==> flow/design.v <==
module adder(
    input [2:0] data,
    output cout,
    output s
);
assign s = data[2] ^ data[1] ^ data[0];
assign cout = data[2] & data[1] | (data[0] & (data[2] ^ data[1]));
endmodule
module BoothBase
(
    input neg,  
    input pos,  
    input neg2, 
    input pos2, 
    input [1:0] x,  
    output p
);
assign p = (neg&~x[1]) | (neg2&~x[0]) | (pos&x[1]) | (pos2&x[0]);
endmodule
module BoothSelectSignal
(
    input [2:0] y,  
    output neg,  
    output pos,  
    output neg2, 
    output pos2  
);
assign neg = (y[2]&~y[1]&y[0]) | (y[2]&y[1]&~y[0]);
assign pos = (~y[2]&~y[1]&y[0]) | (~y[2]&y[1]&~y[0]);
assign neg2 = y[2]&~y[1]&~y[0];
assign pos2 = ~y[2]&y[1]&y[0];
endmodule
module BoothInterBase
(
    input [2:0] y,  
    input [63:0] x,
    output [63:0] p,
    output c  
);
wire neg,pos,neg2,pos2;
BoothSelectSignal u_BoothSelectSignal(
    .y(y),
    .neg(neg),
    .pos(pos),
    .neg2(neg2),
    .pos2(pos2)
);
BoothBase u_BoothBase(
    .neg(neg),
    .pos(pos),
    .neg2(neg2),
    .pos2(pos2),
    .x({x[0],1'b0}),
    .p(p[0])
);
generate
    genvar i;
    for(i=1;i<64;i=i+1) begin
        BoothBase us_BoothBase(
            .neg(neg),
            .pos(pos),
            .neg2(neg2),
            .pos2(pos2),
            .x(x[i:i-1]),
            .p(p[i])
        );
    end
endgenerate
assign c = neg || neg2;
endmodule
module wallace17
(
    input [16:0] in_data,
    input [13:0] cin,
    output [13:0] cout,
    output c,s
);
wire [4:0] first_s;
adder first1 (.data(in_data[04:02]), .cout(cout[0]), .s(first_s[0]));
adder first2 (.data(in_data[07:05]), .cout(cout[1]), .s(first_s[1]));
adder first3 (.data(in_data[10:08]), .cout(cout[2]), .s(first_s[2]));
adder first4 (.data(in_data[13:11]), .cout(cout[3]), .s(first_s[3]));
adder first5 (.data(in_data[16:14]), .cout(cout[4]), .s(first_s[4]));
wire [3:0] second_s;
adder second1 (.data(cin[2:0]                   ), .cout(cout[5]), .s(second_s[0]));
adder second2 (.data({in_data[0],cin[4:3]}      ), .cout(cout[6]), .s(second_s[1]));
adder second3 (.data({first_s[1:0],in_data[1]}  ), .cout(cout[7]), .s(second_s[2]));
adder second4 (.data(first_s[4:2]               ), .cout(cout[8]), .s(second_s[3]));
wire [1:0] third_s;
adder third1 (.data({second_s[0],cin[6:5]} ), .cout(cout[09]), .s(third_s[0]));
adder third2 (.data(second_s[3:1]          ), .cout(cout[10]), .s(third_s[1]));
wire [1:0] fourth_s;
adder fourth1 (.data(cin[9:7]               ), .cout(cout[11]), .s(fourth_s[0]));
adder fourth2 (.data({third_s[1:0],cin[10]} ), .cout(cout[12]), .s(fourth_s[1]));
wire fifth_s;
adder fifth1 (.data({fourth_s[1:0],cin[11]}), .cout(cout[13]), .s(fifth_s));
adder sixth1 (.data({fifth_s,cin[13:12]}), .cout(c), .s(s));
endmodule
module mul
(
    input rst,
    input clk,
    input sign,
    input [31:0] x,
    input [31:0] y,
    output [63:0] result
);
wire [63:0] ex_x;
wire [33:0] ex_y;
assign ex_x = sign ? {{32{x[31]}},x} : {32'b0,x};
assign ex_y = sign ? {{2{y[31]}},y} : {2'b0,y};
wire [16:0] carry;
wire [63:0] part_res [16:0];
BoothInterBase ufirst_BoothInterBase(
        .y({ex_y[1:0],1'b0}), 
        .x(ex_x), 
        .p(part_res[0]), 
        .c(carry[0])
    );
generate
    genvar i;
    for(i=2;i<=32;i=i+2) begin
        BoothInterBase ui_BoothInterBase(
            .y(ex_y[i+1:i-1]),
            .x(ex_x<<i),
            .p(part_res[i>>1]),
            .c(carry[i>>1])
        );
    end
endgenerate
reg [16:0] carry_stage;
reg [16:0] part_res_stage [63:0];
integer m,n;
always @(posedge clk or posedge rst) begin
    if(rst) begin
        carry_stage <= 17'b0;
        for(m=0;m<64;m=m+1) begin
            part_res_stage [m] <= 17'b0;
        end
    end
    else begin
        carry_stage <= carry;
        for(m=0;m<64;m=m+1) begin
            for(n=0;n<17;n=n+1) begin
                part_res_stage[m][n] <= part_res[n][m];
            end
        end
    end
end
wire [13:0] wallace_carry [64:0];
wire [63:0] c_res,s_res;
wallace17 ufirst_wallace17(
        .in_data(part_res_stage[0]), 
        .cin(carry_stage[13:0]), 
        .cout(wallace_carry[1]),
        .c(c_res[0]),
        .s(s_res[0])
    );
generate
    genvar k;
    for(k=1;k<64;k=k+1) begin
        wallace17 ufirst_wallace17(
            .in_data(part_res_stage[k]), 
            .cin(wallace_carry[k]), 
            .cout(wallace_carry[k+1]),
            .c(c_res[k]),
            .s(s_res[k])
        );
    end
endgenerate
assign result = s_res + {c_res[62:0],carry_stage[14]} + carry_stage[15];
endmodule
Appendix: tool output

* Reports on mul
Module mul before and after one edit of its RTL, step after step.
Lines under "unedited" count in the file above, lines under "edited" in the edited file.
"difference" is "edited" less "unedited", of the values as shown; "rel. change" is that difference over "unedited", in percent.
Cell names lack the library's common part.
A cell with - has no value.
- Design top :: mul
- Clock :: clk
- Standard-cell library :: sky130hd
- Corner :: tt_025C_1v80

* Edit of the RTL
Unified diff, file above to edited file.
This change comes from a script, not from a designer. The edited design behaves differently; no optimisation was intended.
#+begin_src diff
@@ -132,12 +132,6 @@
 reg [16:0] part_res_stage [63:0];
 integer m,n;
-always @(posedge clk or posedge rst) begin
-    if(rst) begin
-        carry_stage <= 17'b0;
-        for(m=0;m<64;m=m+1) begin
-            part_res_stage [m] <= 17'b0;
-        end
-    end
-    else begin
+always @(posedge clk) begin
+    begin
         carry_stage <= carry;
         for(m=0;m<64;m=m+1) begin
#+end_src

* Word-level counts
Counts by Yosys on the flattened word-level netlist (proc, flatten, opt, wreduce). Print and check cells are left out. Cells with the same type and inputs are merged into one.
** Cells by class
- bitwise operators :: unedited 10599, edited 10599, difference 0, rel. change 0.00%
- mux-type cells :: unedited 2, edited 2, difference 0, rel. change 0.00%
- $add $sub $neg :: unedited 2, edited 2, difference 0, rel. change 0.00%
- reductions and logical operators :: unedited 16, edited 16, difference 0, rel. change 0.00%
Unchanged operator kinds not shown: 9.
** Word-level totals
- output and inout port bits :: unedited 64, edited 64, difference 0, rel. change 0.00%
- register bits :: unedited 1104, edited 1104, difference 0, rel. change 0.00%

* Depth
Yosys ltp: most cells in a row. Word level: on the elaborated netlist, between registers, memories and ports. Mapped: between sequential cells and ports; inverters and the memories' decode and read muxes count.
** Logic depth
- depth after elaboration :: unedited 19, edited 19, difference 0, rel. change 0.00%
- ABC_AREA :: unedited 0, edited 0
- depth in mapped cells :: unedited 24, edited 24, difference 0, rel. change 0.00%
- mapped depth without buffers :: unedited 24, edited 24, difference 0, rel. change 0.00%

* After synthesis
Source: synth_stat.txt of the flow (Yosys; design flattened, memories mapped). It holds for the ABC_AREA given above (unset counts as 0); a run with the other value may have another netlist.
** Synthesis totals
- flip-flop cells :: unedited 593, edited 593, difference 0, rel. change 0.00%
- mapped area (µm²) :: unedited 52072.4, edited 48958.2, difference -3114.2, rel. change -5.98%
- standard cells after synthesis :: unedited 5165, edited 5165, difference 0, rel. change 0.00%
- buffers :: unedited 421, edited 416, difference -5, rel. change -1.19%
** Cell types
- dfrtp_1 :: unedited 593, edited 0, difference -593, rel. change -100.00%
- dfxtp_1 :: unedited 0, edited 593, difference +593
- nand2_1 :: unedited 109, edited 127, difference +18, rel. change +16.51%
- o21ai_0 :: unedited 505, edited 489, difference -16, rel. change -3.17%
- clkbuf_1 :: unedited 314, edited 330, difference +16, rel. change +5.10%
- o21bai_1 :: unedited 14, edited 3, difference -11, rel. change -78.57%
- nand4_1 :: unedited 20, edited 10, difference -10, rel. change -50.00%
- a21oi_1 :: unedited 118, edited 109, difference -9, rel. change -7.63%
- buf_1 :: unedited 92, edited 84, difference -8, rel. change -8.70%
- xnor2_1 :: unedited 53, edited 46, difference -7, rel. change -13.21%
- and3_1 :: unedited 7, edited 14, difference +7, rel. change +100.00%
- o21ai_1 :: unedited 3, edited 10, difference +7, rel. change +233.33%
- clkbuf_8 :: unedited 6, edited 0, difference -6, rel. change -100.00%
- a21o_1 :: unedited 27, edited 32, difference +5, rel. change +18.52%
- nand2b_1 :: unedited 7, edited 12, difference +5, rel. change +71.43%
- xor2_1 :: unedited 537, edited 541, difference +4, rel. change +0.74%
- nor2_1 :: unedited 108, edited 112, difference +4, rel. change +3.70%
- a211oi_1 :: unedited 3, edited 7, difference +4, rel. change +133.33%
Unchanged cell types not shown: 14.
The list need not be complete.
The figures by module come from a second, unflattened synthesis with its own total; it is not the netlist above.
** Unflattened totals
- cells (unflattened synthesis) :: unedited 6020, edited 6017, difference -3, rel. change -0.05%
- area (unflattened synthesis) (µm²) :: unedited 77272.9, edited 71806.4, difference -5466.5, rel. change -7.07%
Rows give one instance, submodules left out.
** Modules, unedited
- mul :: times used 1, cells 1660, area 31381.3 µm²
- BoothBase :: times used 1088, cells 3, area 23.8 µm²
- adder :: times used 960, cells 1, area 20.0 µm²
- BoothSelectSignal :: times used 17, cells 6, area 37.5 µm²
- BoothInterBase :: times used 17, cells 2, area 10.0 µm²
- wallace17 :: times used 64, cells 0, area 0.0 µm²
** Modules, edited
- mul :: times used 1, cells 1657, area 25914.9 µm²
- BoothBase :: times used 1088, cells 3, area 23.8 µm²
- adder :: times used 960, cells 1, area 20.0 µm²
- BoothSelectSignal :: times used 17, cells 6, area 37.5 µm²
- BoothInterBase :: times used 17, cells 2, area 10.0 µm²
- wallace17 :: times used 64, cells 0, area 0.0 µm²

* Worst setup path after synthesis
Source: OpenSTA report_checks on the synthesized netlist (no wires, ideal clock, input and output delay 20% of the period each), path of least setup slack; recovery checks are left aside. Register names are those of the netlist, which keeps one name where synthesis merged equal registers.
** Timing path post-synthesis
- path kind :: unedited register to output, edited register to output
- start :: unedited register part_res_stage[27][14], edited register part_res_stage[27][14]
- end :: unedited output port result[57], edited output port result[33]
- path buffers :: unedited 0, edited 0, difference 0
- output delay (ns) :: unedited 2.000, edited 2.000, difference 0.000, rel. change 0.00%
- data arrival time (ns) :: unedited 7.020, edited 7.115, difference +0.095, rel. change +1.35%
- slack (ns) :: unedited 0.980, edited 0.885, difference -0.095
- period (ns) :: unedited 10.0, edited 10.0, difference 0.0, rel. change 0.00%
- driving pins on the path :: unedited 22, edited 22, difference 0, rel. change 0.00%
- launch time at the first pin (ns) :: unedited 0.000, edited 0.000, difference 0.000
- required time (ns) :: unedited 8.000, edited 8.000, difference 0.000, rel. change 0.00%
- path delay (ns) :: unedited 7.020, edited 7.115, difference +0.095, rel. change +1.35%
- synthesis period reached (ns) :: unedited 9.02, edited 9.115, difference +0.095, rel. change +1.05%
"path delay" = arrival - input delay + setup time.
At an output port there is no setup time.
"driving pins on the path": output pins that drive a net of the path, with the launching flip-flop's if there is one; two outputs of one cell count as two.
"synthesis period reached" is the clock period less the worst setup slack; recovery checks do not enter. This is arithmetic on one report: input and output delays are still those of the set period (20% each).
Between the ends stands the longest chain of elaborated cells between them, by number of cells; it is not shown to be the way that was timed. Of several equally long chains one is given.
A line is the first line of the expression or statement that the cell stems from. Yosys adds cells for indexed reads and writes and turns some case tables into memories.
On the way, post-synthesis, unedited:
- Cells stage by stage :: dfrtp_1 fa_1 fa_1 inv_1 fa_1 inv_1 fa_1 fa_1 inv_1 fa_1 inv_1 ha_1 a21oi_1 o21ai_1 or2_1 o211ai_2 a31o_2 o41ai_2 or4b_4 a31oi_4 o21ai_2 xnor2_1
- Cells in the longest elaborated chain :: 18
** RTL lines, path post-synthesis, unedited
- from (decl) :: RTL line 132 : reg [16:0] part_res_stage [63:0];
- from (assign) :: RTL line 138 : part_res_stage [m] <= 17'b0;
- from (assign) :: RTL line 145 : part_res_stage[m][n] <= part_res[n][m];
- bitwise AND 1 bit :: RTL line 7 : assign cout = data[2] & data[1] | (data[0] & (data[2] ^ data[1]));
- bitwise OR 1 bit :: RTL line 7
- bitwise XOR 1 bit :: RTL line 7
- bitwise AND 1 bit :: RTL line 7
- bitwise OR 1 bit :: RTL line 7
- bitwise XOR 1 bit :: RTL line 7
- bitwise AND 1 bit :: RTL line 7
- (+4 left out)
- bitwise AND 1 bit :: RTL line 7
- bitwise OR 1 bit :: RTL line 7
- bitwise XOR 1 bit :: RTL line 7
- bitwise AND 1 bit :: RTL line 7
- bitwise OR 1 bit :: RTL line 7
- adder 64 bit :: RTL line 171 : assign result = s_res + {c_res[62:0],carry_stage[14]} + carry_stage[15];
- adder 64 x 1 -> 64 bit :: RTL line 171
- to (decl) :: RTL line 106 : output [63:0] result
On the way, post-synthesis, edited:
- Cells stage by stage :: dfxtp_1 fa_1 fa_1 inv_1 fa_1 inv_1 fa_1 fa_1 inv_1 fa_1 inv_1 ha_1 a21o_1 a211oi_2 o31ai_1 and3_1 o311ai_1 nand2_1 a2111o_1 a31oi_4 o31ai_1 xnor2_1
- Cells in the longest elaborated chain :: 18
** RTL lines, path post-synthesis, edited
- from (decl) :: RTL line 132 : reg [16:0] part_res_stage [63:0];
- from (assign) :: RTL line 139 : part_res_stage[m][n] <= part_res[n][m];
- bitwise AND 1 bit :: RTL line 7 : assign cout = data[2] & data[1] | (data[0] & (data[2] ^ data[1]));
- bitwise OR 1 bit :: RTL line 7
- bitwise XOR 1 bit :: RTL line 7
- bitwise AND 1 bit :: RTL line 7
- bitwise OR 1 bit :: RTL line 7
- bitwise XOR 1 bit :: RTL line 7
- bitwise AND 1 bit :: RTL line 7
- (+4 left out)
- bitwise AND 1 bit :: RTL line 7
- bitwise OR 1 bit :: RTL line 7
- bitwise XOR 1 bit :: RTL line 7
- bitwise AND 1 bit :: RTL line 7
- bitwise OR 1 bit :: RTL line 7
- adder 64 bit :: RTL line 165 : assign result = s_res + {c_res[62:0],carry_stage[14]} + carry_stage[15];
- adder 64 x 1 -> 64 bit :: RTL line 165
- to (decl) :: RTL line 106 : output [63:0] result

* Timing after layout
Path of least setup slack in the final report of each run of pair 1 (OpenROAD, finished layout, wires in). Where an end is a register, its clock arrival counts in the times.
** Timing path post-layout
- path kind :: unedited register to output, edited register to output
- start :: unedited register part_res_stage[0][16], edited register part_res_stage[13][7]
- end :: unedited output port result[57], edited output port result[57]
- required time (ns) :: unedited 8.00, edited 8.00, difference 0.00, rel. change 0.00%
- driving pins on the path :: unedited 26, edited 30, difference +4, rel. change +15.38%
- slack (ns) :: unedited 0.22, edited 0.12, difference -0.10
- period (ns) :: unedited 10.0, edited 10.0, difference 0.0, rel. change 0.00%
- output delay (ns) :: unedited 2.00, edited 2.00, difference 0.00, rel. change 0.00%
- launch time at the first pin (ns) :: unedited 0.64, edited 0.63, difference -0.01, rel. change -1.56%
- data arrival time (ns) :: unedited 7.78, edited 7.88, difference +0.10, rel. change +1.29%
- path buffers :: unedited 4, edited 6, difference +2, rel. change +50.00%
Between the ends stands the longest chain of elaborated cells between them, by number of cells; it is not shown to be the way that was timed. Of several equally long chains one is given.
On the way, post-layout, unedited:
- Cells stage by stage :: dfrtp_1 clkinvlp_4 fa_1 fa_1 inv_1 fa_1 fa_1 fa_1 inv_1 fa_1 inv_1 ha_1 a21o_1 a21o_1 a21oi_4 o221ai_4 a21oi_2 o41ai_4 buf_4 or4b_4 a31oi_4 buf_4 buf_4 o21ai_2 xnor2_1 clkbuf_2
- Cells in the longest elaborated chain :: 19
** RTL lines, path post-layout, unedited
- from (decl) :: RTL line 132 : reg [16:0] part_res_stage [63:0];
- from (assign) :: RTL line 138 : part_res_stage [m] <= 17'b0;
- from (assign) :: RTL line 145 : part_res_stage[m][n] <= part_res[n][m];
- bitwise XOR 1 bit :: RTL line 7 : assign cout = data[2] & data[1] | (data[0] & (data[2] ^ data[1]));
- bitwise AND 1 bit :: RTL line 7
- bitwise OR 1 bit :: RTL line 7
- bitwise XOR 1 bit :: RTL line 7
- bitwise AND 1 bit :: RTL line 7
- bitwise OR 1 bit :: RTL line 7
- bitwise XOR 1 bit :: RTL line 7
- (+5 left out)
- bitwise AND 1 bit :: RTL line 7
- bitwise OR 1 bit :: RTL line 7
- bitwise XOR 1 bit :: RTL line 7
- bitwise AND 1 bit :: RTL line 7
- bitwise OR 1 bit :: RTL line 7
- adder 64 bit :: RTL line 171 : assign result = s_res + {c_res[62:0],carry_stage[14]} + carry_stage[15];
- adder 64 x 1 -> 64 bit :: RTL line 171
- to (decl) :: RTL line 106 : output [63:0] result
On the way, post-layout, edited:
- Cells stage by stage :: dfxtp_2 inv_2 fa_1 clkinvlp_4 buf_12 fa_2 buf_6 inv_2 fa_1 inv_1 fa_1 inv_2 fa_1 inv_1 fa_1 ha_1 nor2b_4 o31a_1 o2111ai_4 buf_12 a2111oi_4 nor3_4 o21ai_2 buf_12 a41o_4 buf_6 a21oi_4 o41ai_2 xor2_1 buf_2
- Cells in the longest elaborated chain :: 18
** RTL lines, path post-layout, edited
- from (decl) :: RTL line 132 : reg [16:0] part_res_stage [63:0];
- from (assign) :: RTL line 139 : part_res_stage[m][n] <= part_res[n][m];
- bitwise XOR 1 bit :: RTL line 7 : assign cout = data[2] & data[1] | (data[0] & (data[2] ^ data[1]));
- bitwise AND 1 bit :: RTL line 7
- bitwise OR 1 bit :: RTL line 7
- bitwise XOR 1 bit x2 :: RTL line 6 : assign s = data[2] ^ data[1] ^ data[0];
- bitwise XOR 1 bit :: RTL line 7
- bitwise AND 1 bit :: RTL line 7
- bitwise OR 1 bit :: RTL line 7
- (+3 left out)
- bitwise AND 1 bit :: RTL line 7
- bitwise OR 1 bit :: RTL line 7
- bitwise XOR 1 bit :: RTL line 7
- bitwise AND 1 bit :: RTL line 7
- bitwise OR 1 bit :: RTL line 7
- adder 64 bit :: RTL line 165 : assign result = s_res + {c_res[62:0],carry_stage[14]} + carry_stage[15];
- adder 64 x 1 -> 64 bit :: RTL line 165
- to (decl) :: RTL line 106 : output [63:0] result

* Layout results
Runs of the flow (Yosys, OpenROAD) on both versions; the two runs of a pair have the same settings. The constraints put input and output delay at 20% of the set period each and load the outputs with 0.01 pF.
Settings, pair 1:
- CORE_UTILIZATION :: 40
- period_ns :: 10.0
- CAP_MARGIN :: 20
- CORE_MARGIN :: 2
- SLEW_MARGIN :: 20
** Results, pair 1
- setup slack of the critical path (ns) :: unedited 0.222, edited 0.118, difference -0.104
- post-route utilization (%) :: unedited 44.6, edited 45.1, difference +0.5
- synthesized cell area (µm²) :: unedited 52072.4, edited 48958.2, difference -3114.2, rel. change -5.98%
- clock period reached (ns) :: unedited 9.778, edited 9.882, difference +0.104, rel. change +1.06%
- standard-cell area after routing (µm²) :: unedited 57729.1, edited 54822.6, difference -2906.5, rel. change -5.03%
- die footprint (µm²) :: unedited 133083.0, edited 125210.0, difference -7873.0, rel. change -5.92%
Settings, pair 2:
- CAP_MARGIN :: 5
- CELL_PAD_IN_SITES_DETAIL_PLACEMENT :: 1
- CELL_PAD_IN_SITES_GLOBAL_PLACEMENT :: 2
- CORE_ASPECT_RATIO :: 1.97
- CORE_UTILIZATION :: 45
- MAX_ROUTING_LAYER :: met5
- PLACE_DENSITY_LB_ADDON :: 0.14
- SETUP_SLACK_MARGIN :: 1.32
- SLEW_MARGIN :: 15
- TNS_END_PERCENT :: 40
- period_ns :: 8.65
- CORE_MARGIN :: 2
** Results, pair 2
- setup slack of the critical path (ns) :: unedited -0.549, edited -0.722, difference -0.173
- worst-case hold slack (ns) :: unedited 1.541, edited 1.569, difference +0.028
- post-route utilization (%) :: unedited 51.4, edited 51.5, difference +0.1
- synthesized cell area (µm²) :: unedited 52072.4, edited 48958.2, difference -3114.2, rel. change -5.98%
- clock period reached (ns) :: unedited 9.199, edited 9.372, difference +0.173, rel. change +1.88%
- standard-cell area after routing (µm²) :: unedited 59206.8, edited 55542.0, difference -3664.8, rel. change -6.19%
- die footprint (µm²) :: unedited 118611.0, edited 111602.0, difference -7009.0, rel. change -5.91%
"clock period reached" is the run's clock period less its worst setup slack. It is reckoned from that one timing run; input and output delays stay at 20% of the period that was set.
